==> flow/design.v <==
module sync_high (
    input wire clk,
    input wire n_rst,
    input wire async_in,
    output reg sync_out
);
reg meta;
always_ff @( posedge clk, negedge n_rst ) 
begin : RESET_HIGH_SYNCHRONIZER
    if(n_rst == 1'b0)
    begin
        meta <= 1'b1;
        sync_out <= 1'b1;
    end
    else
    begin
        meta <= async_in;
        sync_out <= meta;
    end
end
endmodule
module sync_low (
    input wire clk,
    input wire n_rst,
    input wire async_in,
    output reg sync_out
);
reg meta;
always_ff @( posedge clk, negedge n_rst ) 
begin : RESET_LOW_SYNCHRONIZER
    if(n_rst == 1'b0)
    begin
        meta <= 1'b0;
        sync_out <= 1'b0;
    end
    else
    begin
        meta <= async_in;
        sync_out <= meta;
    end
end
endmodule
module eop_detect
(
    input wire clk,
    input wire n_rst,
    input wire d_plus_sync,
    input wire d_minus_sync,
    input wire shift_enable,
    output reg eop
);
reg pmand;
reg nxt_eop;
always_comb begin: NXT_EOP
    if(shift_enable) begin
        nxt_eop = pmand;
    end
    else begin
        nxt_eop = eop;
    end
end
always_ff @(posedge clk, negedge n_rst) begin: REGISTER
    if(!n_rst) begin
        eop <= 1'b0;
    end
    else begin
        eop <= nxt_eop;
    end
end
assign pmand = ~(d_plus_sync | d_minus_sync);
endmodule
module decoder
(
    input wire clk,
    input wire n_rst,
    input wire d_plus_sync,
    input wire shift_enable,
    output reg d_orig
);
reg old_data;
reg new_data;
reg nxt_old;
reg nxt_new;
always_comb begin : NEXT_VALUE
    nxt_old = old_data;
    nxt_new = new_data;
    if(shift_enable) begin
       nxt_new = d_plus_sync;
       nxt_old = new_data; 
    end
end
always_ff @(posedge clk, negedge n_rst) begin
    if(!n_rst) begin
       new_data <= 1'b1;
       old_data <= 1'b1; 
    end
    else begin
        new_data <= nxt_new;
        old_data <= nxt_old; 
    end
end
assign d_orig = ~(new_data ^ old_data);
endmodule
module edge_detector
(
    input wire clk,
    input wire n_rst,
    input wire d_plus_sync,
    output reg d_edge
);
reg old_d_plus;
always_ff @(posedge clk, negedge n_rst) begin
    if(!n_rst) begin
        old_d_plus <= 1'b1;
    end
    else begin
        old_d_plus <= d_plus_sync;
    end
end
assign d_edge = (old_d_plus & (!d_plus_sync)) | ((!old_d_plus) & d_plus_sync);
endmodule
module flex_counter_rx #(
    NUM_CNT_BITS = 4
) (
    input reg clk,
    input reg n_rst,
    input reg clear,
    input reg count_enable,
    input reg [NUM_CNT_BITS-1:0] rollover_val,
    output reg [NUM_CNT_BITS-1:0] count_out,
    output reg rollover_flag
);
reg [NUM_CNT_BITS-1:0] next_output;
reg next_rollover_flag;
always_ff @(posedge clk, negedge n_rst) 
begin : OUTPUT
    if(n_rst == 0)  
    begin
        count_out <= 0;
        rollover_flag <= 0;
    end
    else
    begin
        count_out <= next_output;
        rollover_flag <= next_rollover_flag;
    end
end
always_comb 
begin : NEXT_STATE
    if(clear == 1)
    begin
      next_output = 0;
      next_rollover_flag = 0;
    end
    else if(count_enable == 1'b1)
    begin
        if(count_out == rollover_val)
        begin
            next_output = 1;
            next_rollover_flag = 0;
        end
        else if(count_out == rollover_val-1)
        begin
            next_output = count_out + 1;
            next_rollover_flag = 1;
        end
        else
        begin
            next_output = count_out + 1;
            next_rollover_flag = 0;
        end
    end
    else
    begin
        next_output = count_out;
        next_rollover_flag = rollover_flag;
    end
end
endmodule
module timer
(
    input wire clk,
    input wire n_rst,
    input wire d_edge,
    input wire disable_timer,
    output reg shift_enable,
    output reg byte_received
);
typedef enum logic [1:0] { STROBE_CLEAR, COUNT_TO_4, COUNT_TO_8 } statetype1;
typedef enum logic [2:0] { BYTE_IDLE, BYTE_CLEAR, BYTE_WAIT_ONE_BIT, BYTE_COUNT, BYTE_RESET } statetype2;
statetype1 state1;
statetype1 nxt_state1;
statetype2 state2;
statetype2 nxt_state2;
reg strobe_clear;
reg strobe_enable;
reg [3:0] strobe_rollovervalue;
reg [3:0] strobe_count;
reg shift_enable1;
reg byte_disable;
reg byte_enable;
reg byte_clear;
reg [3:0] byte_rollovervalue;
reg [3:0] byte_count;
always_comb begin: SHIFT_ENABLE_NEXT_STATE
    nxt_state1 = state1;
    case(state1)
        STROBE_CLEAR: begin
            nxt_state1 = COUNT_TO_4;
        end
        COUNT_TO_4: begin
            if(shift_enable)
                nxt_state1 = COUNT_TO_8;
        end
        COUNT_TO_8: begin
            if(d_edge)
                nxt_state1 = COUNT_TO_4;
        end
    endcase
end
always_ff @(posedge clk, negedge n_rst) begin: SHIFT_ENABLE_REGISTER
    if(!n_rst) begin
        state1 <= STROBE_CLEAR;
    end
    else begin
        state1 <= nxt_state1;
    end
end
always_comb begin:  SHIFT_ENABLE_OUTPUT_LOGIC
    strobe_clear = 1'b0;
    strobe_enable = 1'b0;
    strobe_rollovervalue = '0;
    case(state1)
        STROBE_CLEAR: begin
            strobe_clear = 1'b1;
        end
        COUNT_TO_4: begin
            strobe_enable = 1'b1;
            strobe_rollovervalue = 4'd1;
        end
        COUNT_TO_8: begin
            strobe_enable = 1'b1;
            strobe_rollovervalue = 4'd8;
        end
    endcase
    if(d_edge)
        strobe_clear = 1'b1;
end
flex_counter_rx
CORE1(
    .clk(clk),
    .n_rst(n_rst),
    .clear(strobe_clear),
    .count_enable(strobe_enable),
    .rollover_val(strobe_rollovervalue),
    .count_out(strobe_count),
    .rollover_flag(shift_enable1)
);
always_comb begin: SHIFT_ENABLE
    if(d_edge)
        shift_enable = 1'b0;
    else
        shift_enable = shift_enable1;
end
always_comb begin: BYTE_RECEIVED_NEXT_STATE
    nxt_state2 = state2;
    case(state2)
        BYTE_IDLE: begin
            if(d_edge)
                nxt_state2 = BYTE_CLEAR;
        end
        BYTE_CLEAR: begin
            nxt_state2 = BYTE_WAIT_ONE_BIT;
        end
        BYTE_WAIT_ONE_BIT: begin
            if(shift_enable)
                nxt_state2 = BYTE_COUNT;
        end
        BYTE_COUNT: begin
            if(disable_timer)
                nxt_state2 = BYTE_IDLE;
            else if(byte_received)
                nxt_state2 = BYTE_RESET;
        end
        BYTE_RESET: begin
            nxt_state2 = BYTE_COUNT;
        end
    endcase
end
always_ff @(posedge clk, negedge n_rst) begin: BYTE_RECEIVED_REGISTER
    if(!n_rst) begin
        state2 <= BYTE_IDLE;
    end
    else begin
        state2 <= nxt_state2;
    end
end
always_comb begin:  BYTE_RECEIVED_OUTPUT_LOGIC
    byte_disable = 1'b0;
    byte_clear = 1'b0;
    byte_rollovervalue = '0;
    case(state2)
        BYTE_IDLE: begin
            byte_disable = 1'b1;
        end
        BYTE_CLEAR: begin
            byte_clear = 1'b1;
        end
        BYTE_WAIT_ONE_BIT: begin
            byte_disable = 1'b1;
        end
        BYTE_COUNT: begin
            byte_rollovervalue = 4'd8;
        end
        BYTE_RESET: begin
            byte_clear = 1'b1;
        end
    endcase
end
always_comb begin: BYTE_TIMER_ENABLE_LOGIC
    byte_enable = 1'b0;
    if(byte_disable)
        byte_enable = 1'b0;
    else if(shift_enable)
        byte_enable = 1'b1;
end
flex_counter_rx
CORE2(
    .clk(clk),
    .n_rst(n_rst),
    .clear(byte_clear),
    .count_enable(byte_enable),
    .rollover_val(byte_rollovervalue),
    .count_out(byte_count),
    .rollover_flag(byte_received)
);
endmodule
module rcu
(
    input wire clk,
    input wire n_rst,
    input wire d_edge,
    input wire shift_enable,
    input wire byte_received,
    input wire [7:0] p_out,
    input wire [7:0] old_2_byte,
    input wire [7:0] new_2_byte,
    input wire eop,
    input wire done_2,
    input wire done_64,
    output reg disable_timer,
    output reg rcving,
    output reg flush,
    output reg r_error,
    output reg store_pid,
    output reg load_buf,
    output reg w_enable,
    output reg ready
);
typedef enum logic [4:0] { IDLE, EIDLE, RESET, READING_SYNC, CHECKING_SYNC, READ_PID, CHECKSTORE_PID,
                            READ_DATA, RECEIVED_DATA, STORE_DATA, WAIT_FOR_EOP, READ_ADRESS, RECEIVED_ADRESS,
                            ADRESS_DONE, ADRESS_CHECK, ADRESS_CORRECT, WAIT, EOP1, ERROR, ERROR_EOP1  
                            } statetype;
statetype state;
statetype nxt_state;
always_comb begin: NEXT_STATE
    nxt_state = state;
    case(state)
        IDLE: begin
            if(d_edge)
                nxt_state = RESET;
        end
        EIDLE: begin
            if(d_edge)
                nxt_state = RESET;
        end
        RESET: begin
            nxt_state = READING_SYNC;
        end
        READING_SYNC: begin
            if(byte_received)
                nxt_state = CHECKING_SYNC;
        end
        CHECKING_SYNC: begin
            if(p_out == 8'b10000000)
                nxt_state = READ_PID;
            else
                nxt_state = ERROR;
        end
        READ_PID: begin
            if(byte_received)
                nxt_state = CHECKSTORE_PID;
        end
        CHECKSTORE_PID: begin
            if((p_out == 8'b11010010) || (p_out == 8'b01011010) || (p_out == 8'b00011110))
                nxt_state = WAIT;
            else if((p_out == 8'b11100001) || (p_out == 8'b01101001))
                nxt_state = READ_ADRESS;
            else if((p_out == 8'b11000011) || (p_out == 8'b01001011))
                nxt_state = READ_DATA;
            else
                nxt_state = ERROR;
        end
        WAIT: begin
            if(eop && shift_enable)
                nxt_state = EOP1;
        end
        READ_ADRESS: begin
            if(byte_received)
                nxt_state = RECEIVED_ADRESS;
            else if(eop && shift_enable)
                nxt_state = ERROR_EOP1;
        end
        RECEIVED_ADRESS: begin
            nxt_state = ADRESS_DONE;
        end
        ADRESS_DONE: begin
            if(!done_2)
                nxt_state = READ_ADRESS;
            else
                nxt_state = ADRESS_CHECK;
        end
        ADRESS_CHECK: begin
            if((old_2_byte[6:0] == 7'b0000001) && ({new_2_byte[2:0], old_2_byte[7]} == 4'b0001))
                nxt_state = ADRESS_CORRECT;
            else
                nxt_state = ERROR;
        end
        ADRESS_CORRECT: begin
            if(eop && shift_enable)
                nxt_state = EOP1;
        end
        READ_DATA: begin
            if(byte_received)
                nxt_state = RECEIVED_DATA;
            else if(eop && shift_enable)
                nxt_state = ERROR_EOP1;
        end
        RECEIVED_DATA: begin
            if(!done_2)
                nxt_state = WAIT_FOR_EOP;
            else
                nxt_state = STORE_DATA;
        end
        STORE_DATA: begin
            if(!done_64)
                nxt_state = WAIT_FOR_EOP;
            else
                nxt_state = ERROR;
        end
        WAIT_FOR_EOP: begin
            if(!eop && shift_enable)
                nxt_state = READ_DATA;
            else if(eop && shift_enable && done_2)
                nxt_state = EOP1;
            else if(eop && shift_enable && !done_2)
                nxt_state = ERROR_EOP1;
        end
        EOP1: begin
            if(eop && shift_enable)
                nxt_state = IDLE;
        end
        ERROR: begin
            if(eop && shift_enable)
                nxt_state = ERROR_EOP1;
        end
        ERROR_EOP1: begin
            if(eop && shift_enable)
                nxt_state = EIDLE;
        end
    endcase
end
always_ff @(posedge clk, negedge n_rst) begin: STATE_REGISTER
    if(!n_rst)
        state <= IDLE;
    else
        state <= nxt_state;
end
always_comb begin: OUTPUT_LOGIC
    disable_timer = 1'b0;
    rcving = 1'b0;
    flush = 1'b0;
    r_error = 1'b0;
    store_pid = 1'b0;
    load_buf = 1'b0;
    w_enable = 1'b0;
    ready = 1'b0;
    case(state)
        IDLE: begin
            disable_timer = 1'b1;
        end
        EIDLE: begin
            r_error = 1'b1;
            disable_timer = 1'b1;
        end
        RESET: begin
            rcving = 1'b1;
            flush = 1'b1;
        end
        READING_SYNC: begin
            rcving = 1'b1;
        end
        CHECKING_SYNC: begin
            rcving = 1'b1;
        end
        READ_PID: begin
            rcving = 1'b1;
        end
        CHECKSTORE_PID: begin
            rcving = 1'b1;
            store_pid = 1'b1;
        end
        WAIT: begin
            rcving = 1'b1;
        end
        READ_ADRESS: begin
            rcving = 1'b1;
        end
        RECEIVED_ADRESS: begin
            rcving = 1'b1;
            load_buf = 1'b1;
        end
        ADRESS_DONE: begin
            rcving = 1'b1;
        end
        ADRESS_CHECK: begin
            rcving = 1'b1;
        end
        ADRESS_CORRECT: begin
            rcving = 1'b1;
        end
        READ_DATA: begin
            rcving = 1'b1;
        end
        RECEIVED_DATA: begin
            rcving = 1'b1;
            load_buf = 1'b1;
        end
        STORE_DATA: begin
            rcving = 1'b1;
            w_enable = 1'b1;
            ready = 1'b1;
        end
        WAIT_FOR_EOP: begin
            rcving = 1'b1;
        end
        ERROR: begin
            r_error = 1'b1;
            rcving = 1'b1;
        end
        ERROR_EOP1: begin
            r_error = 1'b1;
        end
    endcase
end
endmodule
module flex_stp_sr # (
    NUM_BITS = 4,
    SHIFT_MSB = 1
) (
    input wire clk,
    input wire n_rst,
    input wire shift_enable,
    input wire serial_in,
    output reg [NUM_BITS-1:0] parallel_out
);
reg [NUM_BITS-1:0] next_output;
always_ff @(posedge clk, negedge n_rst) 
begin : SHIFT_REG_FLIPFLOP
    if(n_rst == 0)
    begin
        parallel_out <= '1;
    end
    else
    begin
        parallel_out <= next_output;
    end
end
always_comb begin : NEXT_OUTPUT
    if(shift_enable)
    begin
        if(SHIFT_MSB)
        begin
            next_output = { parallel_out [NUM_BITS-2:0], serial_in};
        end
        else
        begin
            next_output = {serial_in,  parallel_out[NUM_BITS-1:1]};
        end
    end
    else
    begin
        next_output = parallel_out;
    end
end
endmodule
module stp_sr_8_lsb
(
  input wire clk,
  input wire n_rst,
  input wire d_orig,
  input wire shift_enable,
  output wire [7:0] p_out 
);
  flex_stp_sr #(
    .SHIFT_MSB(0),
    .NUM_BITS(8)
    )
  CORE(
    .clk(clk),
    .n_rst(n_rst),
    .serial_in(d_orig),
    .shift_enable(shift_enable),
    .parallel_out(p_out)
  );
endmodule
module rx_data_ready_reg
(
    input wire clk,
    input wire n_rst,
    input wire ready,
    input wire [6:0] buffer_occupancy,
    output reg rx_data_ready
);
typedef enum logic  { RIDLE, READY } statetype;
statetype nxt_state;
statetype state;
always_comb begin: NEXT_STATE_LOGIC
    nxt_state = state;
    case(state)
        RIDLE: begin
            if(ready)
                nxt_state = READY;
        end
        READY: begin
            if(buffer_occupancy == '0)
                nxt_state = RIDLE;
        end
    endcase
end
always_comb begin: OUTPUT_LOGIC
    rx_data_ready = 0;
    if(state == READY)
        rx_data_ready = 1;
end
always_ff @(posedge clk, negedge n_rst) begin : REGISTER
    if(!n_rst)
    begin
        state <= RIDLE;
    end
    else
    begin
        state <= nxt_state;
    end
end
endmodule
module rx_packet_reg
(
    input wire clk,
    input wire n_rst,
    input wire store_pid,
    input wire [7:0] p_out,
    output reg [3:0] rx_packet
);
reg [3:0] nxt_rx_packet;
always_comb begin : NXT_RX_PACKET
    nxt_rx_packet = rx_packet;
    if(store_pid) begin
        case (p_out)
        8'b11100001: begin  
            nxt_rx_packet = 4'b0001;
        end
        8'b01101001: begin  
            nxt_rx_packet = 4'b1001;
        end
        8'b11000011: begin  
            nxt_rx_packet = 4'b0011;
        end
        8'b01001011: begin  
            nxt_rx_packet = 4'b1011;
        end
        8'b11010010: begin  
            nxt_rx_packet = 4'b0010;
        end
        8'b01011010: begin  
            nxt_rx_packet = 4'b1010;
        end
        8'b00011110: begin  
            nxt_rx_packet = 4'b1110;
        end  
        endcase
    end
end
always_ff @(posedge clk, negedge n_rst) begin : REGISTER
    if(!n_rst)
    begin
        rx_packet <= '0;
    end
    else
    begin
        rx_packet <= nxt_rx_packet;
    end
end
endmodule
module store_2_byte_buffer
(
    input wire clk,
    input wire n_rst,
    input wire load_buf,
    input wire flush,
    input wire [7:0] p_out,
    output reg [7:0] new_2_byte,
    output reg [7:0] old_2_byte,
    output reg [7:0] rcv_data
);
reg [7:0] nxt_new_2_byte;
reg [7:0] nxt_old_2_byte;
reg [7:0] nxt_rcv_data;
always_comb begin: NXT_VALUE
    nxt_new_2_byte = new_2_byte;
    nxt_old_2_byte = old_2_byte;
    nxt_rcv_data = rcv_data;
    if(flush) begin
        nxt_new_2_byte = '0;
        nxt_old_2_byte = '0;
        nxt_rcv_data = '0;
    end
    else if(load_buf) begin
        nxt_new_2_byte = p_out;
        nxt_old_2_byte = new_2_byte;
        nxt_rcv_data = old_2_byte;
    end
end
always_ff @(posedge clk, negedge n_rst) begin: REGISTER
    if(!n_rst) begin
        new_2_byte <= '0;
        old_2_byte <= '0;
        rcv_data <= '0;
    end
    else begin
        new_2_byte <= nxt_new_2_byte;
        old_2_byte <= nxt_old_2_byte;
        rcv_data <= nxt_rcv_data;
    end
end
endmodule
module count_to_2
(
    input wire clk,
    input wire n_rst,
    input wire flush, 
    input wire load_buf,
    output reg done_2
);
reg [1:0] count;
reg [1:0] nxt_count;
always_comb begin: NEXT_COUNT
    nxt_count = count;
    if(flush)
        nxt_count = '0;
    else if(load_buf) begin
        if(count == 2'b10)
            nxt_count = count;
        else
            nxt_count = count + 1;
    end
end
always_ff @(posedge clk, negedge n_rst) begin: REGISTER
    if(!n_rst)
        count <= '0;
    else
        count <= nxt_count;
end
always_comb begin: OUTPUT_LOGIC
    if(count == 2'b10)
        done_2 = 1'b1;
    else
        done_2 = 1'b0;
end
endmodule
module count_to_64
(
    input wire clk,
    input wire n_rst,
    input wire flush,
    input wire w_enable,
    output reg done_64
);
reg [6:0] count;
reg [6:0] nxt_count;
always_comb begin: NEXT_COUNT
    nxt_count = count;
    if(flush)
        nxt_count = '0;
    else if(w_enable) begin
        if(count == 7'd64)
            nxt_count = count;
        else
            nxt_count = count + 1;
    end
end
always_ff @(posedge clk, negedge n_rst) begin: REGISTER
    if(!n_rst)
        count <= '0;
    else
        count <= nxt_count;
end
always_comb begin: OUTPUT_LOGIC
    if(count == 7'd64)
        done_64 = 1'b1;
    else
        done_64 = 1'b0;
end
endmodule
module rcv_block
(
    input wire clk,
    input wire n_rst,
    input wire d_plus,
    input wire d_minus,
    input wire [6:0] buffer_occupancy,
    output reg rx_error,
    output reg rx_transfer_active,
    output reg flush,
    output reg rx_data_ready,
    output reg [3:0] rx_packet,
    output reg w_enable,
    output reg [7:0] rcv_data
);
reg d_plus_sync;
reg d_minus_sync;
reg eop;
reg shift_enable;
reg byte_received;
reg d_orig;
reg d_edge;
reg disable_timer;
reg [7:0] p_out;
reg [7:0] new_2_byte;
reg [7:0] old_2_byte;
reg done_2;
reg done_64;
reg store_pid;
reg load_buf;
reg ready;
sync_high SYNC_HIGH(
    .clk(clk),
    .n_rst(n_rst),
    .async_in(d_plus),
    .sync_out(d_plus_sync)
);
sync_low SYNC_LOW(
    .clk(clk),
    .n_rst(n_rst),
    .async_in(d_minus),
    .sync_out(d_minus_sync)
);
eop_detect EOP_DETECTOR(
    .clk(clk),
    .n_rst(n_rst),
    .d_plus_sync(d_plus_sync),
    .d_minus_sync(d_minus_sync),
    .shift_enable(shift_enable),
    .eop(eop)
);
decoder DECODER(
    .clk(clk),
    .n_rst(n_rst),
    .d_plus_sync(d_plus_sync),
    .shift_enable(shift_enable),
    .d_orig(d_orig)
);
edge_detector EDGE_DETECTOR(
    .clk(clk),
    .n_rst(n_rst),
    .d_plus_sync(d_plus_sync),
    .d_edge(d_edge)
);
timer TIMER(
    .clk(clk),
    .n_rst(n_rst),
    .d_edge(d_edge),
    .disable_timer(disable_timer),
    .shift_enable(shift_enable),
    .byte_received(byte_received)
);
rcu RCU(
    .clk(clk),
    .n_rst(n_rst),
    .d_edge(d_edge),
    .shift_enable(shift_enable),
    .byte_received(byte_received),
    .p_out(p_out),
    .old_2_byte(old_2_byte),
    .new_2_byte(new_2_byte),
    .eop(eop),
    .done_2(done_2),
    .done_64(done_64),
    .disable_timer(disable_timer),
    .rcving(rx_transfer_active),
    .flush(flush),
    .r_error(rx_error),
    .store_pid(store_pid),
    .load_buf(load_buf),
    .w_enable(w_enable),
    .ready(ready)
);
stp_sr_8_lsb SHIFT_REGISTER(
    .clk(clk),
    .n_rst(n_rst),
    .d_orig(d_orig),
    .shift_enable(shift_enable),
    .p_out(p_out)
);
rx_data_ready_reg READY(
    .clk(clk),
    .n_rst(n_rst),
    .ready(ready),
    .buffer_occupancy(buffer_occupancy),
    .rx_data_ready(rx_data_ready)
);
rx_packet_reg PACKET(
    .clk(clk),
    .n_rst(n_rst),
    .store_pid(store_pid),
    .p_out(p_out),
    .rx_packet(rx_packet)
);
store_2_byte_buffer STORE_2_BYTE(
    .clk(clk),
    .n_rst(n_rst),
    .load_buf(load_buf),
    .flush(flush),
    .p_out(p_out),
    .new_2_byte(new_2_byte),
    .old_2_byte(old_2_byte),
    .rcv_data(rcv_data)
);
count_to_2 COUNT_TO_2(
    .clk(clk),
    .n_rst(n_rst),
    .flush(flush),
    .load_buf(load_buf),
    .done_2(done_2)
);
count_to_64 COUNT_TO_64(
    .clk(clk),
    .n_rst(n_rst),
    .flush(flush),
    .w_enable(w_enable),
    .done_64(done_64)
);
endmodule
module flex_counter #(
    parameter NUM_CNT_BITS = 4
)
(
    input logic clk,
    input logic n_rst,
    input logic clear,
    input logic count_enable,
    input logic [NUM_CNT_BITS - 1:0] rollover_val,
    output logic [NUM_CNT_BITS - 1:0] count_out,
    output logic rollover_flag
);
logic [NUM_CNT_BITS - 1:0] count_next;
logic rollover_flag_next;
always_ff @( posedge clk, negedge n_rst ) begin
    if (!n_rst) begin
        count_out <= '0;
        rollover_flag <= '0;
    end
    else begin
        count_out <= count_next;
        rollover_flag <= rollover_flag_next;
    end
end
always_comb begin
    if(clear) begin
        count_next = '0;
    end
    else if (count_enable) begin
        if (rollover_val == count_out) begin
            count_next = 4'b1;               
        end
        else begin
            count_next = count_out + 1;
        end
    end
    else begin
        count_next = count_out;
    end
    if (clear) begin
        rollover_flag_next = 0;
    end
    else if (rollover_val == count_next) begin
        rollover_flag_next = 1;  
    end          
    else begin
        rollover_flag_next = 0;
    end
end
endmodule
module flex_pts_sr #(
    parameter NUM_BITS = 4,
    parameter SHIFT_MSB = 1
) (
    input logic clk,
    input logic n_rst,
    input logic shift_enable,
    input logic load_enable,
    input logic [NUM_BITS - 1:0] parallel_in,
    output logic serial_out
);
    logic [NUM_BITS - 1:0] next_parallel_out;
    logic [NUM_BITS - 1:0] parallel_out;
    always_ff @( posedge clk, negedge n_rst ) begin
        if(!n_rst) begin
            parallel_out <= '1;
        end
        else begin
            parallel_out <= next_parallel_out;
        end
    end
    always_comb begin
        if (load_enable) begin
            next_parallel_out = parallel_in;
        end
        else if (shift_enable) begin
            if (SHIFT_MSB) begin
                next_parallel_out = {parallel_out[NUM_BITS - 2:0], 1'b1};
            end
            else begin
                next_parallel_out = {1'b1, parallel_out[NUM_BITS - 1:1]};
            end
        end
        else begin
            next_parallel_out = parallel_out;
        end
    end
    always_comb begin
        if(!n_rst) begin
            serial_out = '1;
        end
        else begin
            if (SHIFT_MSB) begin
                serial_out = parallel_out[NUM_BITS - 1];
            end
            else begin
                serial_out = parallel_out[0];
            end
        end
    end
endmodule
module pts_sr_8_lsb
(
  input logic clk,
  input logic n_rst,
  input logic strobe,
  input logic strobe_middle,
  input logic [7:0] d_par,
  input logic pts_load_enable,
  input logic pts_shift_enable,
  output logic d_orig 
);
  flex_pts_sr #(
    .NUM_BITS(8),
    .SHIFT_MSB(0)
  )
  CORE(
    .clk(clk),
    .n_rst(n_rst),
    .parallel_in(d_par),
    .load_enable(pts_load_enable),
    .shift_enable(strobe),
    .serial_out(d_orig)
  );
endmodule
module packet_selecter (
    input logic sync_start,
    input logic pid_start,
    input logic [7:0] tx_packet_data,
    input logic [3:0] tx_packet,
    input logic crc_start,
    output logic [7:0] d_par
);
always_comb begin : selecter
    d_par = tx_packet_data;
    if (pid_start) begin
        case (tx_packet)
            4'b0001: begin
                d_par = 8'b11100001;
            end
            4'b1001: begin
                d_par = 8'b01101001;
            end
            4'b0010: begin
                d_par = 8'b11010010;
            end
            4'b1010: begin
                d_par = 8'b01011010;
            end
            4'b1110: begin
                d_par = 8'b00011110;
            end
            4'b0011: begin
                d_par = 8'b11000011;
            end
        endcase
    end
    if (sync_start) begin
        d_par = 8'b10000000;
    end
    if (crc_start) begin
        d_par = 8'b00000000;
    end
end
endmodule
module encoder (
    input logic clk,
    input logic strobe_middle,
    input logic strobe,
    input logic n_rst,
    input logic d_orig,
    output logic d_encoded
);
logic next_d_encoded;
always_ff @( posedge clk, negedge n_rst ) begin
    if (!n_rst) begin
        d_encoded <= '1;
    end
    else begin
        d_encoded <= next_d_encoded;
    end
end
always_comb begin
    if(strobe_middle) begin
        if (d_orig) begin
            next_d_encoded = d_encoded;       
        end
        else begin
            next_d_encoded = !d_encoded;        
        end
    end
    else begin
        next_d_encoded = d_encoded;  
    end
end
endmodule
module d_plus_selecter (
    input logic d_encoded,
    input logic eop,
    input logic idle,
    output logic d_plus_out
);
always_comb begin
    if (eop) begin
        d_plus_out = 0;
    end
    else if (idle) begin
        d_plus_out = 1;
    end
    else begin
        d_plus_out = d_encoded;
    end
end
endmodule
module d_minus_selecter (
    input logic d_encoded,
    input logic eop,
    input logic idle,
    output logic d_minus_out
);
always_comb begin
    if (eop) begin
        d_minus_out = 0;
    end
    else if (idle) begin
        d_minus_out = 0;
    end
    else begin
        d_minus_out = !d_encoded;
    end
end
endmodule
module timer_transmit(
  input logic clk,
  input logic n_rst,
  input logic timer_enable,
  input logic timer_clear,
  input logic tx_transfer_active,
  output logic byte_transmitted,
  output logic strobe,
  output logic strobe_middle
);
logic rollover_flag_8;
logic rollover_flag_9;
logic timer1_enable;
logic timer2_enable;
logic timer_inner_clear;
logic [3:0] count_out_bit;
typedef enum bit [3:0] { IDLE, CT8_1, CT8_1_CLEAR, CT8_2, CT8_2_CLEAR, CT9, CT9_CLEAR } stateType;
stateType state;
stateType next_state;
always_ff @( posedge clk, negedge n_rst ) begin
    if (!n_rst) begin
        state <= IDLE;
    end
    else begin
        state <= next_state;
    end
end
assign byte_transmitted = (rollover_flag_8 || rollover_flag_9);
always_comb begin : NXT_LOGIC
    next_state = state;
      case (state)
          IDLE: begin
              next_state = CT8_1;
          end
          CT8_1: begin
              if (rollover_flag_8) begin
                  next_state = CT8_1_CLEAR;
              end
          end
          CT8_1_CLEAR: begin
            next_state = CT8_2;
          end
          CT8_2: begin
              if (rollover_flag_8) begin
                  next_state = CT8_2_CLEAR;
              end
          end
          CT8_2_CLEAR: begin
            next_state = CT9;
          end
          CT9: begin
              if (rollover_flag_9) begin
                  next_state = CT9_CLEAR;
              end
          end
          CT9_CLEAR: begin
            next_state = CT8_1;
          end
      endcase
end
always_comb begin : OUTPUT
  timer1_enable = 0;
  timer2_enable = 0;
  timer_inner_clear = 0;
  case (state)
      CT8_1: begin
          timer1_enable = 1;
      end
      CT8_1_CLEAR: begin
          timer_inner_clear = 1;
      end
      CT8_2: begin
          timer1_enable = 1;
      end
      CT8_2_CLEAR: begin
          timer_inner_clear = 1;
      end
      CT9: begin
          timer2_enable = 1;
      end
      CT9_CLEAR: begin
          timer_inner_clear = 1;
      end
  endcase
end
assign strobe_middle = tx_transfer_active ? (count_out_bit == 4'd4) : 0;
flex_counter #(
  .NUM_CNT_BITS(4)
) bit_counter_bit(
  .clk(clk),
  .n_rst(n_rst),
  .clear(timer_clear),
  .count_enable(timer1_enable || timer2_enable),
  .rollover_val(4'd8),
  .count_out(count_out_bit),
  .rollover_flag(strobe)
);
flex_counter #(
  .NUM_CNT_BITS(4)
) bit_counter_byte_8(
  .clk(clk),
  .n_rst(n_rst),
  .clear(timer_clear || timer_inner_clear),
  .count_enable(timer1_enable && strobe),
  .rollover_val(4'd8),
  .count_out(),
  .rollover_flag(rollover_flag_8)
);
flex_counter #(
  .NUM_CNT_BITS(4)
) bit_counter_byte_9(
  .clk(clk),
  .n_rst(n_rst),
  .clear(timer_clear || timer_inner_clear),
  .count_enable(timer2_enable && strobe),
  .rollover_val(4'd9),
  .count_out(),
  .rollover_flag(rollover_flag_9)
);
endmodule
module tmu (
    input logic clk,
    input logic n_rst,
    input logic strobe,
    input logic byte_transmitted,
    input logic [6:0] buffer_occupancy,
    input logic [3:0] tx_packet,
    output logic get_tx_packet_data,
    output logic tx_transfer_active,
    output logic tx_error,
    output logic timer_enable,
    output logic pid_start,
    output logic sync_start,
    output logic idle,
    output logic pts_load_enable,
    output logic pts_shift_enable,
    output logic timer_clear,
    output logic eop,
    output logic crc_start
);
    typedef enum bit [4:0] { IDLE, SYNC_load, SYNC, PID_load, PID, DATA_load, DATA, DATA_check, CRC_load_1, CRC_1, CRC_load_2, CRC_2, EOP_1, EOP_2, ERROR, IDLE_d_1, IDLE_d_2, IDLE_d_3} stateType;
    stateType state;
    stateType next_state;
    always_ff @( posedge clk, negedge n_rst ) begin
        if (!n_rst) begin
            state <= IDLE;
        end
        else begin
            state <= next_state;
        end
    end
    always_comb begin : NXT_LOGIC
    next_state = state;
        case (state)
            IDLE: begin
                if (tx_packet != 0) begin
                    if ((tx_packet == 4'b0011) && (!buffer_occupancy)) begin
                        next_state = ERROR;
                    end                    
                    else begin
                        next_state = SYNC_load; 
                    end 
                end
            end
            SYNC_load: begin
                next_state = SYNC;
            end
            SYNC: begin
                if (byte_transmitted) begin
                    next_state = PID_load;  
                end
            end
            PID_load: begin
                next_state = PID;
            end
            PID: begin
                if (byte_transmitted) begin
                    if ((tx_packet == 4'b0011) || (tx_packet == 4'b1011)) begin
                        next_state = DATA_load;
                    end
                    else if ((tx_packet == 4'b0001) || (tx_packet == 4'b1001)) begin
                        next_state = CRC_load_1;
                    end
                    else begin
                        next_state = EOP_1;
                    end
                end
            end
            DATA_load: begin
                next_state = DATA;
            end
            DATA: begin
                if (byte_transmitted) begin
                    next_state = DATA_check;
                end
            end
            DATA_check: begin
                if (buffer_occupancy) begin
                    next_state = DATA_load;
                end
                else begin
                    next_state = CRC_load_1;
                end
            end
            CRC_load_1: begin
                next_state = CRC_1;
            end
            CRC_1: begin
                if (byte_transmitted) begin
                    next_state = CRC_load_2;
                end
            end
            CRC_load_2: begin
                next_state = CRC_2;
            end
            CRC_2: begin
                if (byte_transmitted) begin
                    next_state = EOP_1;
                end
            end
            EOP_1: begin
                if (strobe) begin
                    next_state = EOP_2;
                end
            end
            EOP_2: begin
                if (strobe) begin
                    next_state = IDLE_d_1;
                end
            end
            IDLE_d_1: begin
                next_state = IDLE_d_2;
            end
            IDLE_d_2: begin
                next_state = IDLE_d_3;
            end
            IDLE_d_3: begin
                next_state = IDLE;
            end
            ERROR: begin
                if (byte_transmitted) begin
                    next_state = IDLE;
                end
            end
        endcase
    end
    always_comb begin : OUTPUT
        timer_enable = 0;
        timer_clear = 0;
        sync_start = 0;
        pid_start = 0;
        get_tx_packet_data = 0;
        tx_error = 0;
        eop = 0;
        tx_transfer_active = 0;
        pts_load_enable = 0;
        pts_shift_enable = 0;
        idle = 0;
        crc_start = 0;
        case (state)
            IDLE: begin
                timer_clear = 1;
                idle = 1;
            end
            SYNC_load: begin
                tx_transfer_active = 1;
                pts_load_enable = 1;
                sync_start = 1;
            end
            SYNC: begin
                timer_enable = 1;
                tx_transfer_active = 1;
                pts_shift_enable = 1;
            end
            PID_load: begin
                tx_transfer_active = 1;
                pts_load_enable = 1;
                pid_start = 1;
            end
            PID: begin
                timer_enable = 1;
                tx_transfer_active = 1;
                pts_shift_enable = 1;
            end
            DATA_load: begin
                tx_transfer_active = 1;
                pts_load_enable = 1;
            end
            DATA: begin
                tx_transfer_active = 1;
                pts_shift_enable = 1;
                timer_enable = 1;
            end
            DATA_check: begin
                get_tx_packet_data = 1;
                tx_transfer_active = 1;
            end
            CRC_load_1: begin
                tx_transfer_active = 1;
                pts_load_enable = 1;
                crc_start = 1;
            end
            CRC_1: begin
                timer_enable = 1;
                tx_transfer_active = 1;
                pts_shift_enable = 1;
            end
            CRC_load_2: begin
                tx_transfer_active = 1;
                pts_load_enable = 1;
                crc_start = 1;
            end
            CRC_2: begin
                timer_enable = 1;
                tx_transfer_active = 1;
                pts_shift_enable = 1;
            end
            EOP_1: begin
                eop = 1;
                tx_transfer_active = 1;
            end
            EOP_2: begin
                eop = 1;
                tx_transfer_active = 1;
            end
            ERROR: begin
                tx_error = 1;
                tx_transfer_active = 1;
                pts_load_enable = 1;
            end
            IDLE_d_1: begin
                idle = 1;
            end
            IDLE_d_2: begin
                idle = 1;
            end
            IDLE_d_3: begin
                idle = 1;
            end
        endcase
    end
endmodule
module usb_transmitter (
  input logic clk,
  input logic n_rst,
  input logic [6:0] buffer_occupancy,
  input logic [3:0] tx_packet,
  input logic [7:0] tx_packet_data,
  output logic get_tx_packet_data,
  output logic tx_transfer_active,
  output logic tx_error,
  output logic d_plus_out,
  output logic d_minus_out
);
  logic [7:0] d_par;
  logic d_orig;
  logic d_encoded;
  logic eop;
  logic timer_clear;
  logic timer_enable;
  logic byte_transmitted;
  logic strobe;
  logic sync_start;
  logic pid_start;
  logic idle;
  logic pts_load_enable;
  logic pts_shift_enable;
  logic crc_start;
  logic strobe_middle;
  packet_selecter packet_selecter (
    .sync_start(sync_start),
    .pid_start(pid_start),
    .tx_packet_data(tx_packet_data),
    .tx_packet(tx_packet),
    .d_par(d_par),
    .crc_start(crc_start)
  );
  pts_sr_8_lsb pts_sr_8_lsb (
    .clk(clk),
    .n_rst(n_rst),
    .strobe(strobe),
    .strobe_middle(strobe_middle),
    .pts_load_enable(pts_load_enable),
    .pts_shift_enable(pts_shift_enable),
    .d_par(d_par),
    .d_orig(d_orig)
  );
  encoder encoder (
    .clk(clk),
    .strobe(strobe),
    .strobe_middle(strobe_middle),
    .n_rst(n_rst),
    .d_orig(d_orig),
    .d_encoded(d_encoded)
  );
  d_plus_selecter d_plus_selecter (
    .eop(eop),
    .d_encoded(d_encoded),
    .d_plus_out(d_plus_out),
    .idle(idle)
  );
  d_minus_selecter d_minus_selecter (
    .eop(eop),
    .d_encoded(d_encoded),
    .d_minus_out(d_minus_out),
    .idle(idle)
  );
  timer_transmit timer(
    .clk(clk),
    .n_rst(n_rst),
    .timer_enable(timer_enable),
    .timer_clear(timer_clear),
    .tx_transfer_active(tx_transfer_active),
    .byte_transmitted(byte_transmitted),
    .strobe(strobe),
    .strobe_middle(strobe_middle)
  );
  tmu tmu(
    .clk(clk),
    .n_rst(n_rst),
    .byte_transmitted(byte_transmitted),
    .pts_load_enable(pts_load_enable),
    .pts_shift_enable(pts_shift_enable),
    .strobe(strobe),
    .buffer_occupancy(buffer_occupancy),
    .sync_start(sync_start),
    .pid_start(pid_start),
    .timer_enable(timer_enable),
    .timer_clear(timer_clear),
    .get_tx_packet_data(get_tx_packet_data),
    .tx_transfer_active(tx_transfer_active),
    .tx_error(tx_error),
    .eop(eop),
    .tx_packet(tx_packet),
    .idle(idle),
    .crc_start(crc_start)
  );
endmodule
module get_ptr_controller (
    input logic clk,
    input logic n_rst,
    input logic clr,
    input logic get_rx_data,
    input logic get_tx_packet_data,
    input logic [6:0] buffer_occupancy,
    output logic [6:0] get_ptr
);
    logic [6:0] next_get_ptr;
    always_ff @( posedge clk, negedge n_rst ) begin
        if (!n_rst) begin
            get_ptr <= 0;
        end
        else begin
            get_ptr <= next_get_ptr;
        end
    end
    always_comb begin
        if (clr) begin
            next_get_ptr = 0;
        end
        else if ((get_rx_data || get_tx_packet_data) && (get_ptr < 64) && (buffer_occupancy)) begin
            next_get_ptr = get_ptr + 1;
        end
        else begin
            next_get_ptr = get_ptr;
        end
    end
endmodule
module store_ptr_controller (
    input logic clk,
    input logic n_rst,
    input logic clr,
    input logic store_rx_packet_data,
    input logic store_tx_data,
    input logic [6:0] buffer_occupancy,
    output logic [6:0] store_ptr
);
    logic [6:0] next_store_ptr;
    always_ff @( posedge clk, negedge n_rst ) begin
        if (!n_rst) begin
            store_ptr <= 0;
        end
        else begin
            store_ptr <= next_store_ptr;
        end
    end
    always_comb begin
        if (clr) begin
            next_store_ptr = 0;
        end
        else if ((store_tx_data || store_rx_packet_data) && (store_ptr < 64)) begin
            next_store_ptr = store_ptr + 1;
        end
        else begin
            next_store_ptr = store_ptr;
        end
    end
endmodule
module fifo_ram (
    input logic clk,
    input logic n_rst,
    input logic [7:0] tx_data,
    input logic [7:0] rx_packet_data,
    input logic [6:0] store_ptr,
    input logic [6:0] get_ptr,
    input logic store_rx_packet_data,
    input logic store_tx_data,
    output logic [6:0] buffer_occupancy,
    output logic [7:0] tx_packet_data,
    output logic [7:0] rx_data
);
logic [7:0] FIFO_reg [63:0];
logic [7:0] next_FIFO_reg [63:0];
logic [6:0] buffer_count;
genvar i;
generate
    for (i = 0; i < 64; i++)
        always_ff @( posedge clk, negedge n_rst ) begin
            if (!n_rst) begin
                FIFO_reg[i] <= 0;
            end
            else begin
                FIFO_reg[i] <= next_FIFO_reg[i];
            end 
        end
endgenerate
generate
    for(i = 0; i< 64; i++)
        always_comb begin
            if ((store_rx_packet_data || store_tx_data) && (store_ptr[5:0] == i)) begin
                if (store_tx_data) begin
                    next_FIFO_reg[i] = tx_data;
                end
                else begin
                    next_FIFO_reg[i] = rx_packet_data;
                end
            end
            else begin
                next_FIFO_reg[i] = FIFO_reg[i];
            end
        end
endgenerate
always_comb begin
    rx_data = FIFO_reg[get_ptr[5:0]];
    tx_packet_data = FIFO_reg[get_ptr[5:0]];
    buffer_count = store_ptr - get_ptr;
    if (buffer_count == 64 || buffer_count == -64) begin
        buffer_occupancy = 64;
    end
    else begin
        buffer_occupancy = buffer_count % 64;
    end
end
endmodule
module buffer (
    input logic clk,
    input logic n_rst,
    input logic store_tx_data,
    input logic store_rx_packet_data,
    input logic get_rx_data,
    input logic get_tx_packet_data,
    input logic [7:0] tx_data,
    input logic [7:0] rx_packet_data,
    input logic clear,
    input logic flush,
    output logic [6:0] buffer_occupancy,
    output logic [7:0] rx_data,
    output logic [7:0] tx_packet_data
);
logic [6:0] store_ptr;
logic [6:0] get_ptr;
logic clr;
assign clr = (flush || clear);
store_ptr_controller store_ptr_controller (
    .clk(clk),
    .n_rst(n_rst),
    .clr(clr),
    .store_rx_packet_data(store_rx_packet_data),
    .store_tx_data(store_tx_data),
    .store_ptr(store_ptr),
    .buffer_occupancy(buffer_occupancy)
);
get_ptr_controller get_ptr_controller (
    .clk(clk),
    .n_rst(n_rst),
    .clr(clr),
    .get_rx_data(get_rx_data),
    .get_tx_packet_data(get_tx_packet_data),
    .get_ptr(get_ptr),
    .buffer_occupancy(buffer_occupancy)
);
fifo_ram fifo_ram (
    .clk(clk),
    .n_rst(n_rst),
    .tx_data(tx_data),
    .rx_packet_data(rx_packet_data),
    .store_ptr(store_ptr),
    .get_ptr(get_ptr),
    .store_rx_packet_data(store_rx_packet_data),
    .store_tx_data(store_tx_data),
    .buffer_occupancy(buffer_occupancy),
    .tx_packet_data(tx_packet_data),
    .rx_data(rx_data)
);
endmodule
module ahb_slave
(
  input logic clk,
  input logic n_rst,
  input  logic hsel,
  input  logic [3:0] haddr,
  input  logic [1:0] htrans,
  input  logic [1:0] hsize,
  input  logic hwrite,
  input  logic [31:0] hwdata,
  output logic [31:0] hrdata,
  output logic hresp,
  output logic hready,
  input  logic [3:0] rx_packet,
  input  logic rx_data_ready,
  input  logic rx_transfer_active,
  input  logic rx_error,
  output logic dmode,
  input  logic [6:0] buffer_occupancy,
  input  logic [7:0] rx_data,
  output logic get_rx_data,
  output logic store_tx_data,
  output logic [7:0] tx_data,
  output logic clear,
  output logic [3:0] tx_packet,
  input logic tx_transfer_active,
  input logic tx_error
);
  localparam OUT   = 4'b0001;  
  localparam IN    = 4'b1001;  
  localparam DATA0 = 4'b0011;  
  localparam DATA1 = 4'b1011;  
  localparam ACK   = 4'b0010;  
  localparam NAK   = 4'b1010;  
  localparam STALL = 4'b1110;  
  logic [13:0] [7:0] slavedata, next_slavedata;
  logic [31:0] next_hrdata;
  logic [3:0]  next_haddr;
  logic [3:0] next_address;
  logic [3:0] addr;
  logic next_hwrite;
  logic next_hsize;
  logic read, write;
  logic next_read, next_write;
  typedef enum {DATA_IDLE, READ, DATA_WRITE, BYTE1, BYTE2, BYTE3, BYTE4} stateTYPE;
  stateTYPE data_state, next_data_state;
  typedef enum {IDLE, WRITE, CHECK, CLEAR} state;
  state tx_state, next_state_tx;
  state flush_state, next_state_flush;
  assign hready = (hresp) ? 1'b0: 1'b1;
  always_comb begin : D_MODE
    dmode = 1'b0;
    if (rx_transfer_active) begin
      dmode = 1'b1;
    end
  end
  always_comb begin : FLUSH_BUFFER_CONTROL_REGISTER
      next_state_flush = flush_state;
      case (flush_state)
          IDLE: begin
            if (haddr == 13 && hwrite && hsel && !hresp) begin 
              next_state_flush = WRITE;
            end
          end
          WRITE: begin
            next_state_flush = CHECK;
          end
          CHECK: begin
            if (buffer_occupancy == '0) begin
              next_state_flush = CLEAR;
            end
          end
          CLEAR: begin 
            next_state_flush = IDLE;
          end
      endcase
  end
  assign clear = slavedata[13][0];
  always_comb begin : TX_PACKET_CONTROL_REGISTER
      next_state_tx = tx_state;
      case (tx_state)
          IDLE  : if (hsel && hwrite && !hresp && haddr == 12) next_state_tx = WRITE;
          WRITE : if (tx_transfer_active) next_state_tx = CHECK;
          CHECK: if (!tx_transfer_active) next_state_tx = CLEAR;
          CLEAR : next_state_tx = IDLE;
      endcase
  end
  always_comb begin : TX_PACKET_OUTPUT
    tx_packet = 0;
    if(slavedata[12] == 1) begin  
      tx_packet = DATA0;
    end else if(slavedata[12] == 2) begin
      tx_packet = ACK;
    end else if(slavedata[12] == 3) begin
      tx_packet = NAK;
    end else if(slavedata[12] == 4) begin
      tx_packet = STALL; 
    end else begin
      tx_packet = '0;
    end
  end
    always_comb begin : DB_STATE
      next_data_state = data_state;
      next_read = read;
      next_write = write;
      case (data_state)
        DATA_IDLE : begin 
          if (next_slavedata[10][0]) begin
            next_data_state = READ;
          end else if (!hresp && hsel && hwrite && (next_address == 0)) begin
            next_data_state = DATA_WRITE;
          end
        end
        DATA_WRITE : begin
          next_data_state = BYTE1;
          next_write = 1;
        end
        READ  : begin
          next_data_state = BYTE1;
          next_read = 1;
        end
        BYTE1 : begin 
            next_data_state = (slavedata[11][0]) ? DATA_IDLE:BYTE2;
            next_read = (slavedata[11][0])? 0:read;
            next_write = (slavedata[11][0])? 0:write;
        end
        BYTE2 : begin 
            next_data_state = (slavedata[11][1]) ? DATA_IDLE:BYTE3;
            next_read = (slavedata[11][1])? 0:read;
            next_write = (slavedata[11][1])? 0:write;
        end
        BYTE3 : next_data_state = BYTE4;
        BYTE4 : begin 
            next_data_state = DATA_IDLE;
            next_read = 0;
            next_write = 0;
        end
        default: next_data_state = DATA_IDLE;
      endcase
    end
  always_comb begin : WRITE_DATA_OUTPUT
    tx_data       = '0;
    store_tx_data = '0;
    if (write)
      store_tx_data = 1'b1;
    if(write) begin
      case (data_state)
        BYTE1 : tx_data = slavedata[0];
        BYTE2 : tx_data = slavedata[1];
        BYTE3 : tx_data = slavedata[2];
        BYTE4 : tx_data = slavedata[3];
      endcase
    end
  end
  assign get_rx_data = read;
  always_comb begin : ADDRESS_MAPPING
    hresp = 0;
    next_address = addr;
    if (hsel) begin
      if ((hwrite && (haddr < 10) && (haddr > 3)) || (haddr > 13) || (hsize == 3))  
        hresp = 1; 
      else
        case (hsize)
          2'd0 : next_address = haddr;  
          2'd1 : next_address = haddr & ~2'd1;  
          2'd2 : next_address = haddr & ~2'd3;  
        endcase
    end
  end
  always_comb begin : RECEIVE_DATA  
    next_hrdata = hrdata;
    if (hsel && !hwrite && !hresp) begin  
      if ((!hwrite && next_hwrite) && (next_haddr == haddr))  
        next_hrdata = hwdata;  
      else begin
        case (hsize)
          0: begin  
            case (haddr[1:0])
              2'd0: next_hrdata = {24'd0, slavedata[next_address]};
              2'd1: next_hrdata = {16'd0, slavedata[next_address],  8'd0};
              2'd2: next_hrdata = { 8'd0, slavedata[next_address], 16'd0};
              2'd3: next_hrdata = {slavedata[next_address], 24'd0};
            endcase
          end 
          1: begin  
            case (haddr[1:0])
              2'd0, 2'd1: next_hrdata = {16'd0, slavedata[next_address + 4'd1], slavedata[next_address]};
              2'd2, 2'd3: next_hrdata = {slavedata[next_address + 4'd1], slavedata[next_address], 16'd0};
            endcase
          end
          2: begin
          next_hrdata = {(next_address < 4'd12) ? slavedata[next_address + 4'd3] : 8'h00,
                         (next_address < 4'd12) ? slavedata[next_address + 4'd2] : 8'h00,
                         slavedata[next_address + 4'd1], slavedata[next_address]};  
          end
        endcase
      end
    end
  end
  always_comb begin : WRITE_FROM_AHB
    next_slavedata[8]  = {1'b0,buffer_occupancy};  
    next_slavedata[13:9] = slavedata[13:9];  
    if (tx_state == CLEAR) begin 
      next_slavedata[12] = '0; 
    end
    if (flush_state == CLEAR) begin
      next_slavedata[13] = '0;  
    end
    next_slavedata[7:6] = '0;  
    if (rx_error) begin
      next_slavedata[6] = 1;
    end
    if (tx_error) begin
      next_slavedata[7] = 1;
    end
    next_slavedata[5:4] = '0;  
    if (rx_transfer_active) begin
      next_slavedata[5][0] = 1'b1;
    end
    if (tx_transfer_active) begin
      next_slavedata[5][1] = 1'b1;
    end
    if (rx_data_ready) begin
      next_slavedata[4][0] = 1'b1;
    end
    case (rx_packet)
      IN: begin
        next_slavedata[4][1] = 1'b1;
      end
      OUT: begin
        next_slavedata[4][2] = 1'b1;
      end
      ACK: begin
        next_slavedata[4][3] = 1'b1;
      end
      NAK: begin
        next_slavedata[4][4] = 1'b1;
      end
    endcase
  next_slavedata[3:0]= slavedata[3:0];  
    if(write)begin
      case (data_state)
        DATA_WRITE, BYTE1, BYTE2, BYTE3: next_slavedata[9] = 8'h1;
        BYTE4: next_slavedata[9] = 8'h0;
      endcase
    end
    if (data_state == DATA_WRITE)
      next_slavedata[3:0] = hwdata;
    if(read) begin
    case (data_state)
      BYTE1 : begin
        next_slavedata[0] = rx_data;
        if (slavedata[11][0]) begin
          next_slavedata[10] = '0;
        end
      end
      BYTE2 : 
      begin
        next_slavedata[1] = rx_data;
        if (slavedata[11][1]) begin
          next_slavedata[10] = '0;
        end
      end
      BYTE3 : next_slavedata[2] = rx_data;
      BYTE4 : 
        begin 
          next_slavedata[3] = rx_data;
          next_slavedata[10] = '0;
        end
    endcase
    end
    if (hsel && (htrans != 2'b00)) begin
      case (hsize)
        0 : next_slavedata[11] = 1;
        1 : next_slavedata[11] = 2;
        2 : next_slavedata[11] = 4;
      endcase
    end
    if (hsel & next_hwrite && (addr > 9)) begin  
      case (next_hsize)
        0: begin
          case (addr[1:0])
            2'd0 : next_slavedata[addr] = hwdata[7:0];
            2'd1 : next_slavedata[addr] = hwdata[15:8];
            2'd2 : next_slavedata[addr] = hwdata[23:16];
            2'd3 : next_slavedata[addr] = hwdata[31:24];
          endcase
        end 
        1: begin
          case (addr[1:0])
            2'd0, 2'd1: begin
              if (addr < 4'd13) next_slavedata[addr + 4'd1] = hwdata[15:8];
              next_slavedata[addr] = hwdata[7:0];
            end
            2'd2: begin
              next_slavedata[addr + 4'd1] = hwdata[31:24];
              next_slavedata[addr] = hwdata[23:16];
            end
          endcase
        end
        2: begin
          {next_slavedata[addr+3],next_slavedata[addr+2],next_slavedata[addr+1],next_slavedata[addr]} = hwdata;
        end
      endcase
    end
  end
  always_ff @( posedge clk, negedge n_rst ) begin : FLIP_FLOPS_FOR_ALL
      if (!n_rst) begin
        tx_state <= IDLE;
        flush_state <= IDLE;
        data_state <= DATA_IDLE;
        slavedata <= '0;
        read  <= '0;
        write <= '0;
        addr <= '0;
        hrdata <= '0;
        next_haddr  <= '0;
        next_hwrite <= '0;
        next_hsize <= '0;
      end else begin
        data_state <= next_data_state;
        tx_state <= next_state_tx;
        flush_state <= next_state_flush;
        slavedata <= next_slavedata;
        read  <= next_read;
        write <= next_write;
        addr <= next_address;
        hrdata <= next_hrdata;
        next_haddr  <= haddr;
        next_hwrite <= hwrite;
        next_hsize <= hsize;
      end
  end
endmodule
module usb_top_level(
    input logic clk,
    input logic n_rst,
    input logic hsel,
    input logic [3:0] haddr,
    input logic [1:0] htrans,
    input logic  [1:0] hsize,
    input logic hwrite,
    input logic [31:0] hwdata,
    output logic [31:0] hrdata,
    output logic hresp,
    output logic hready,
    output logic d_mode,
    input logic d_plus_in,
    input logic d_minus_in,
    output logic d_plus_out,
    output logic d_minus_out,
    output logic [6:0] buffer_occupancy,
    output logic get_rx_data,
    output logic [3:0] tx_packet,
    output logic tx_transfer_active
);
logic [3:0] rx_packet;
logic rx_data_ready;
logic rx_transfer_active;
logic rx_error;
logic store_rx_packet_data;
logic [7:0] rx_packet_data;
logic flush;
logic [7:0] rx_data;
logic store_tx_data;
logic [7:0] tx_data;
logic clear;
logic tx_error;
logic get_tx_packet_data;
logic [7:0] tx_packet_data;
ahb_slave AHB_SLAVE(
    .clk(clk),
    .n_rst(n_rst),
    .hsel(hsel),
    .hwrite(hwrite),
    .hsize(hsize),
    .haddr(haddr),
    .htrans(htrans),
    .hwdata(hwdata),
    .hrdata(hrdata),
    .hresp(hresp),
    .hready(hready),
    .dmode(d_mode),
    .rx_packet(rx_packet),
    .rx_data_ready(rx_data_ready),
    .rx_transfer_active(rx_transfer_active),
    .rx_error(rx_error),
    .buffer_occupancy(buffer_occupancy),
    .rx_data(rx_data),
    .get_rx_data(get_rx_data),
    .store_tx_data(store_tx_data),
    .tx_data(tx_data),
    .clear(clear),
    .tx_packet(tx_packet),
    .tx_transfer_active(tx_transfer_active),
    .tx_error(tx_error)
);
buffer BUFFER(
    .clk(clk),
    .n_rst(n_rst),
    .store_tx_data(store_tx_data),
    .store_rx_packet_data(store_rx_packet_data),
    .get_rx_data(get_rx_data),
    .get_tx_packet_data(get_tx_packet_data),
    .tx_data(tx_data),
    .rx_packet_data(rx_packet_data),
    .clear(clear),
    .flush(flush),
    .buffer_occupancy(buffer_occupancy),
    .rx_data(rx_data),
    .tx_packet_data(tx_packet_data)
);
usb_transmitter TRANSMITTER(
    .clk(clk),
    .n_rst(n_rst),
    .buffer_occupancy(buffer_occupancy),
    .tx_packet(tx_packet),
    .tx_packet_data(tx_packet_data),
    .get_tx_packet_data(get_tx_packet_data),
    .tx_transfer_active(tx_transfer_active),
    .tx_error(tx_error),
    .d_plus_out(d_plus_out),
    .d_minus_out(d_minus_out)
);
rcv_block RECEIVER(
    .clk(clk),
    .n_rst(n_rst),
    .d_plus(d_plus_in),
    .d_minus(d_minus_in),
    .buffer_occupancy(buffer_occupancy),
    .rx_error(rx_error),
    .rx_transfer_active(rx_transfer_active),
    .flush(flush),
    .rx_data_ready(rx_data_ready),
    .rx_packet(rx_packet),
    .w_enable(store_rx_packet_data),
    .rcv_data(rx_packet_data)
);
endmodule
**Step by step through the tools: usb_top_level**

Module usb_top_level before and after one edit of its RTL, step after step.
Lines under "original" count in the file above, lines under "edited" in the edited file.
"difference": "edited" minus "original" as printed here.
Operators carry their Yosys type and port widths (W data, S select, Z words).
The mark n/a stands for no value.

- Top: usb_top_level
- Clock: clk
- Standard-cell library: sky130hd
- Timing corner: tt_025C_1v80

**Diff**

Unified diff, file above to edited file.
A script made this edit; it was not meant as an optimisation.

```diff
@@ -1282,5 +1282,5 @@
 );
 flex_counter #(
-  .NUM_CNT_BITS(4)
+  .NUM_CNT_BITS(5)
 ) bit_counter_byte_8(
   .clk(clk),
```

**After elaboration**

Yosys after proc, flatten, opt, wreduce and memory -nomap, before mapping. Print and check cells are not counted. Equal cells are merged and count once.
Yosys's memory passes give these memory sizes; they may raise the number of words (mostly to a power of two), join words into wider ones and drop unused or constant bits.

Cells by class:

| what | original | edited | difference |
|---|---|---|---|
| add/sub/neg operators | 16 | 16 | 0 |
| multipliers | 0 | 0 | 0 |
| div/mod/pow operators | 0 | 0 | 0 |
| $lt $le $gt $ge | 8 | 8 | 0 |
| eq/ne operators | 297 | 297 | 0 |
| shift operators | 4 | 4 | 0 |
| multiplexer cells | 304 | 304 | 0 |
| bitwise logic cells | 11 | 11 | 0 |
| reductions and logical operators | 178 | 178 | 0 |

Operators with widths:

| operator | original | edited | difference |
|---|---|---|---|
| $mux W4 | 28 | 25 | -3 |
| $mux W5 | 27 | 30 | +3 |
| $eq A4 B4 Y1 const A | 6 | 4 | -2 |
| $eq A4 B5 Y1 const A | 0 | 2 | +2 |
| $add A4 B1 Y4 const B | 5 | 4 | -1 |
| $add A5 B1 Y5 const B | 0 | 1 | +1 |

Unchanged operator kinds not shown: 112.

Storage and ports:

| what | original | edited | difference |
|---|---|---|---|
| register bits after elaboration | 885 | 886 | +1 |
| bits in latches | 0 | 0 | 0 |
| memory bits (writable) | 0 | 0 | 0 |
| memory bits (read-only) | 640 | 640 | 0 |
| word width x clocked read ports | 0 | 0 | 0 |
| memory cells | 2 | 2 | 0 |
| input bits | 46 | 46 | 0 |
| cells after elaboration | 930 | 930 | 0 |

Memory list:

| what | original | edited |
|---|---|---|
| words x width with read and write ports | 32 x 12 bit 1R0W; 32 x 8 bit 1R0W | 32 x 12 bit 1R0W; 32 x 8 bit 1R0W |

**Longest topological paths**

Depth = most cells in a row (Yosys ltp): at word level without a register or memory, in the mapped netlist without a sequential cell, where the memories' decode and read muxes count.

Depth:

| what | original | edited | difference |
|---|---|---|---|
| word-level depth | 14 | 14 | 0 |
| ABC_AREA | 0 | 0 | n/a |
| mapped depth | 14 | 15 | +1 |

**Netlist**

Source: synth_stat.txt of the flow (Yosys; design flattened, memories mapped). It holds for the ABC_AREA given above (unset counts as 0); a run with the other value may have another netlist.

Synthesis totals:

| what | original | edited | difference |
|---|---|---|---|
| mapped cells | 4650 | 4774 | +124 |
| synthesis area (um2) | 40710.3 | 41451.0 | +740.7 |
| sequential part of the area (um2) | 20278.2 | 20303.2 | +25.0 |
| mapped flip-flops | 809 | 810 | +1 |
| buffers | 372 | 379 | +7 |

Cell types:

| cell | original | edited | difference |
|---|---|---|---|
| sky130_fd_sc_hd__nand3_1 | 487 | 399 | -88 |
| sky130_fd_sc_hd__nor2_1 | 554 | 624 | +70 |
| sky130_fd_sc_hd__nand2_1 | 472 | 527 | +55 |
| sky130_fd_sc_hd__mux2i_1 | 117 | 87 | -30 |
| sky130_fd_sc_hd__buf_2 | 29 | 51 | +22 |
| sky130_fd_sc_hd__clkbuf_1 | 302 | 281 | -21 |
| sky130_fd_sc_hd__o211ai_1 | 28 | 49 | +21 |
| sky130_fd_sc_hd__mux2_2 | 35 | 55 | +20 |
| sky130_fd_sc_hd__nand4_1 | 131 | 112 | -19 |
| sky130_fd_sc_hd__a211oi_1 | 51 | 32 | -19 |

Unchanged cell types not shown: 10.
Not every row of either side is listed.
By module: a second synthesis without flattening, with its own total; a netlist apart from the flattened one above.

Second synthesis, totals:

| what | original | edited | difference |
|---|---|---|---|
| cells (unflattened synthesis) | 4424 | 4451 | +27 |
| area (unflattened synthesis) (um2) | 41621.2 | 41473.5 | -147.7 |

Rows give one instance, submodules left out.

Modules, original:

| module | instances | cells | area (um2) | sequential area (um2) |
|---|---|---|---|---|
| fifo_ram | 1 | 2313 | 22091.2 | 12812.3 |
| ahb_slave | 1 | 1239 | 11322.1 | 4282.9 |
| flex_counter (NUM_CNT_BITS=4) | 3 | 51 | 416.6 | 125.1 |
| rcu | 1 | 143 | 1033.5 | 125.1 |
| store_2_byte_buffer | 1 | 77 | 989.7 | 600.6 |
| flex_counter_rx | 2 | 41 | 379.1 | 125.1 |
| tmu | 1 | 89 | 625.6 | 125.1 |

original: Further modules, not shown: 25.

Modules, edited:

| module | instances | cells | area (um2) | sequential area (um2) |
|---|---|---|---|---|
| fifo_ram | 1 | 2313 | 22091.2 | 12812.3 |
| ahb_slave | 1 | 1253 | 11040.6 | 4282.9 |
| rcu | 1 | 143 | 1033.5 | 125.1 |
| store_2_byte_buffer | 1 | 77 | 989.7 | 600.6 |
| flex_counter (NUM_CNT_BITS=4) | 2 | 51 | 416.6 | 125.1 |
| flex_counter_rx | 2 | 41 | 379.1 | 125.1 |
| tmu | 1 | 92 | 670.6 | 125.1 |

edited: Further modules, not shown: 26.

**Path before layout**

OpenSTA on the mapped netlist: ideal clock, no wires. The path of least setup slack (recovery checks aside). Input and output delay are each 20% of the period. Register names are those of the netlist, which keeps one name where synthesis merged equal registers.

Timing after synthesis:

| what | original | edited | difference |
|---|---|---|---|
| path kind | reg-to-output | input-to-output | n/a |
| start point | register BUFFER.store_ptr_controller.store_ptr[0] | input port haddr[3] | n/a |
| end point | output port buffer_occupancy[1] | output port hresp | n/a |
| clock period (ps) | 10000 | 10000 | 0 |
| external input delay (ps) | n/a | 2000 | n/a |
| time at the first pin (ps) | 0 | 2000 | +2000 |
| arrival (ps) | 2812 | 2978 | +166 |
| required time (ps) | 8000 | 8000 | 0 |
| slack (ps) | 5188 | 5022 | -166 |
| path delay (ps) | 2812 | 978 | -1834 |
| driving pins on the path | 11 | 5 | -6 |
| period reached after synthesis (ps) | 4812 | 4978 | +166 |

"path delay" is the arrival time less input delay plus setup time.
At an output port there is no setup time.
"driving pins on the path": output pins that drive a net of the path, with the launching flip-flop's if there is one; two outputs of one cell count as two.
"period reached after synthesis" is the clock period less the worst setup slack; recovery checks do not enter. This is arithmetic on one report: input and output delays are still those of the set period (20% each).
The rows between start and end are the longest chain of elaborated cells between them; the timing report does not say that the signal goes this way. Where chains are equally long, one stands for them.
A line is the first line of the expression or statement that the cell stems from. Yosys adds cells for indexed reads and writes and turns some case tables into memories.

On the way, after synthesis, original:
- Cell sequence: sky130_fd_sc_hd__dfrtp_1 -> sky130_fd_sc_hd__inv_1 -> sky130_fd_sc_hd__ha_1 -> sky130_fd_sc_hd__inv_1 -> sky130_fd_sc_hd__fa_1 -> sky130_fd_sc_hd__a21o_1 -> sky130_fd_sc_hd__a21oi_1 -> sky130_fd_sc_hd__xnor2_1 -> sky130_fd_sc_hd__nor4_1 -> sky130_fd_sc_hd__nor3b_1 -> sky130_fd_sc_hd__nor2b_1
- Length of the longest elaborated chain: 3

RTL lines, path after synthesis, original:

| what | line | text |
|---|---|---|
| start: declaration | 1661 | `output logic [6:0] store_ptr` |
| start: assignment | 1666 | `store_ptr <= 0;` |
| start: assignment | 1669 | `store_ptr <= next_store_ptr;` |
| $sub A7 B7 Y7 | 1731 | `buffer_count = store_ptr - get_ptr;` |
| $eq A7 B7 Y1 | 1732 | `if (buffer_count == 64 \|\| buffer_count == -64) begin` |
| $mux W7 | 1732 |  |
| end: declaration | 2142 | `output logic [6:0] buffer_occupancy,` |

On the way, after synthesis, edited:
- Cell sequence: sky130_fd_sc_hd__buf_2 -> sky130_fd_sc_hd__nand3b_1 -> sky130_fd_sc_hd__nand3_1 -> sky130_fd_sc_hd__o21ai_0 -> sky130_fd_sc_hd__inv_1
- Length of the longest elaborated chain: 7

RTL lines, path after synthesis, edited:

| what | line | text |
|---|---|---|
| start: declaration | 2129 | `input logic [3:0] haddr,` |
| $lt A4 B4 Y1 | 1950 | `if ((hwrite && (haddr < 10) && (haddr > 3)) \|\| (haddr > 13) \|\| (hsize == 3))` |
| $logic_and A1 B1 Y1 x2 | 1950 |  |
| $logic_or A1 B1 Y1 x2 | 1950 |  |
| $mux W1 | 1950 |  |
| $mux W1 | 1949 | `if (hsel) begin` |
| end: declaration | 2135 | `output logic hresp,` |

**Timing after layout**

Path of least setup slack in the final report of each run of set A (OpenROAD, finished layout, wires in). Where an end is a register, its clock arrival counts in the times.
The report prints the path's times to 10 ps; the period is as set.

Timing post-layout:

| what | original | edited | difference |
|---|---|---|---|
| path kind | reg-to-output | reg-to-output | n/a |
| start point | register BUFFER.get_ptr_controller.get_ptr[2] | register BUFFER.get_ptr_controller.get_ptr[2] | n/a |
| end point | output port buffer_occupancy[6] | output port buffer_occupancy[6] | n/a |
| clock period (ps) | 10000 | 10000 | 0 |
| time at the first pin (ps) | 670 | 670 | 0 |
| arrival (ps) | 4560 | 4560 | 0 |
| required time (ps) | 8000 | 8000 | 0 |
| slack (ps) | 3440 | 3440 | 0 |
| driving pins on the path | 11 | 11 | 0 |

The rows between start and end are the longest chain of elaborated cells between them; the timing report does not say that the signal goes this way. Where chains are equally long, one stands for them.

On the way, post-layout, original:
- Cell sequence: sky130_fd_sc_hd__dfrtp_1 -> sky130_fd_sc_hd__buf_4 -> sky130_fd_sc_hd__clkinv_1 -> sky130_fd_sc_hd__ha_1 -> sky130_fd_sc_hd__o21ai_0 -> sky130_fd_sc_hd__a21boi_0 -> sky130_fd_sc_hd__o21ai_0 -> sky130_fd_sc_hd__a21boi_0 -> sky130_fd_sc_hd__nor2_1 -> sky130_fd_sc_hd__nor3b_1 -> sky130_fd_sc_hd__clkdlybuf4s50_1
- Length of the longest elaborated chain: 3

RTL lines, path post-layout, original:

| what | line | text |
|---|---|---|
| start: declaration | 1631 | `output logic [6:0] get_ptr` |
| start: assignment | 1636 | `get_ptr <= 0;` |
| start: assignment | 1639 | `get_ptr <= next_get_ptr;` |
| $sub A7 B7 Y7 | 1731 | `buffer_count = store_ptr - get_ptr;` |
| $eq A7 B7 Y1 | 1732 | `if (buffer_count == 64 \|\| buffer_count == -64) begin` |
| $mux W7 | 1732 |  |
| end: declaration | 2142 | `output logic [6:0] buffer_occupancy,` |

On the way, post-layout, edited:
- Cell sequence: sky130_fd_sc_hd__dfrtp_1 -> sky130_fd_sc_hd__buf_4 -> sky130_fd_sc_hd__inv_1 -> sky130_fd_sc_hd__ha_1 -> sky130_fd_sc_hd__o21ai_0 -> sky130_fd_sc_hd__a21boi_0 -> sky130_fd_sc_hd__o21ai_0 -> sky130_fd_sc_hd__a21boi_0 -> sky130_fd_sc_hd__nor2_1 -> sky130_fd_sc_hd__nor3b_1 -> sky130_fd_sc_hd__clkdlybuf4s50_1
- Length of the longest elaborated chain: 3

RTL lines, path post-layout, edited:

| what | line | text |
|---|---|---|
| start: declaration | 1631 | `output logic [6:0] get_ptr` |
| start: assignment | 1636 | `get_ptr <= 0;` |
| start: assignment | 1639 | `get_ptr <= next_get_ptr;` |
| $sub A7 B7 Y7 | 1731 | `buffer_count = store_ptr - get_ptr;` |
| $eq A7 B7 Y1 | 1732 | `if (buffer_count == 64 \|\| buffer_count == -64) begin` |
| $mux W7 | 1732 |  |
| end: declaration | 2142 | `output logic [6:0] buffer_occupancy,` |

**Measured runs**

Runs of the flow (Yosys, OpenROAD) on both versions; the two runs of a pair have the same settings. The constraints put input and output delay at 20% of the set period each and load the outputs with 0.01 pF.

Settings, set A:
- CORE_UTILIZATION: 45
- period_ns: 10.0
- CAP_MARGIN: 20
- CORE_MARGIN: 2
- SLEW_MARGIN: 20

Measured results, set A:

| what | original | edited | difference |
|---|---|---|---|
| chip area in the Yosys report (um2) | 40710.3 | 41451.0 | +740.7 |
| overall die area (um2) | 92887.8 | 94556.2 | +1668.4 |
| standard-cell area after layout (um2) | 45895.3 | 46747.3 | +852.0 |
| setup slack of the worst path (ps) | 3437 | 3439 | +2 |
| setup total negative slack (ps) | 0 | 0 | 0 |
| total design power (mW) | 10.124 | 10.293 | +0.169 |

Settings, set B:
- CELL_PAD_IN_SITES_DETAIL_PLACEMENT: 0
- CORE_UTILIZATION: 42
- MIN_ROUTING_LAYER: met1
- PLACE_DENSITY_LB_ADDON: 0.29
- SLEW_MARGIN: 5
- period_ns: 9.87
- CAP_MARGIN: 20
- CORE_MARGIN: 2

Measured results, set B:

| what | original | edited | difference |
|---|---|---|---|
| chip area in the Yosys report (um2) | 40710.3 | 41451.0 | +740.7 |
| overall die area (um2) | 99436.2 | 101223.0 | +1786.8 |
| standard-cell area after layout (um2) | 46084.2 | 46777.4 | +693.2 |
| setup slack of the worst path (ps) | 3460 | 3470 | +10 |
| setup total negative slack (ps) | 0 | 0 | 0 |
| total design power (mW) | 10.284 | 10.350 | +0.066 |

"total design power" rests on the timing tool's default activity at the inputs, not on a simulated workload.
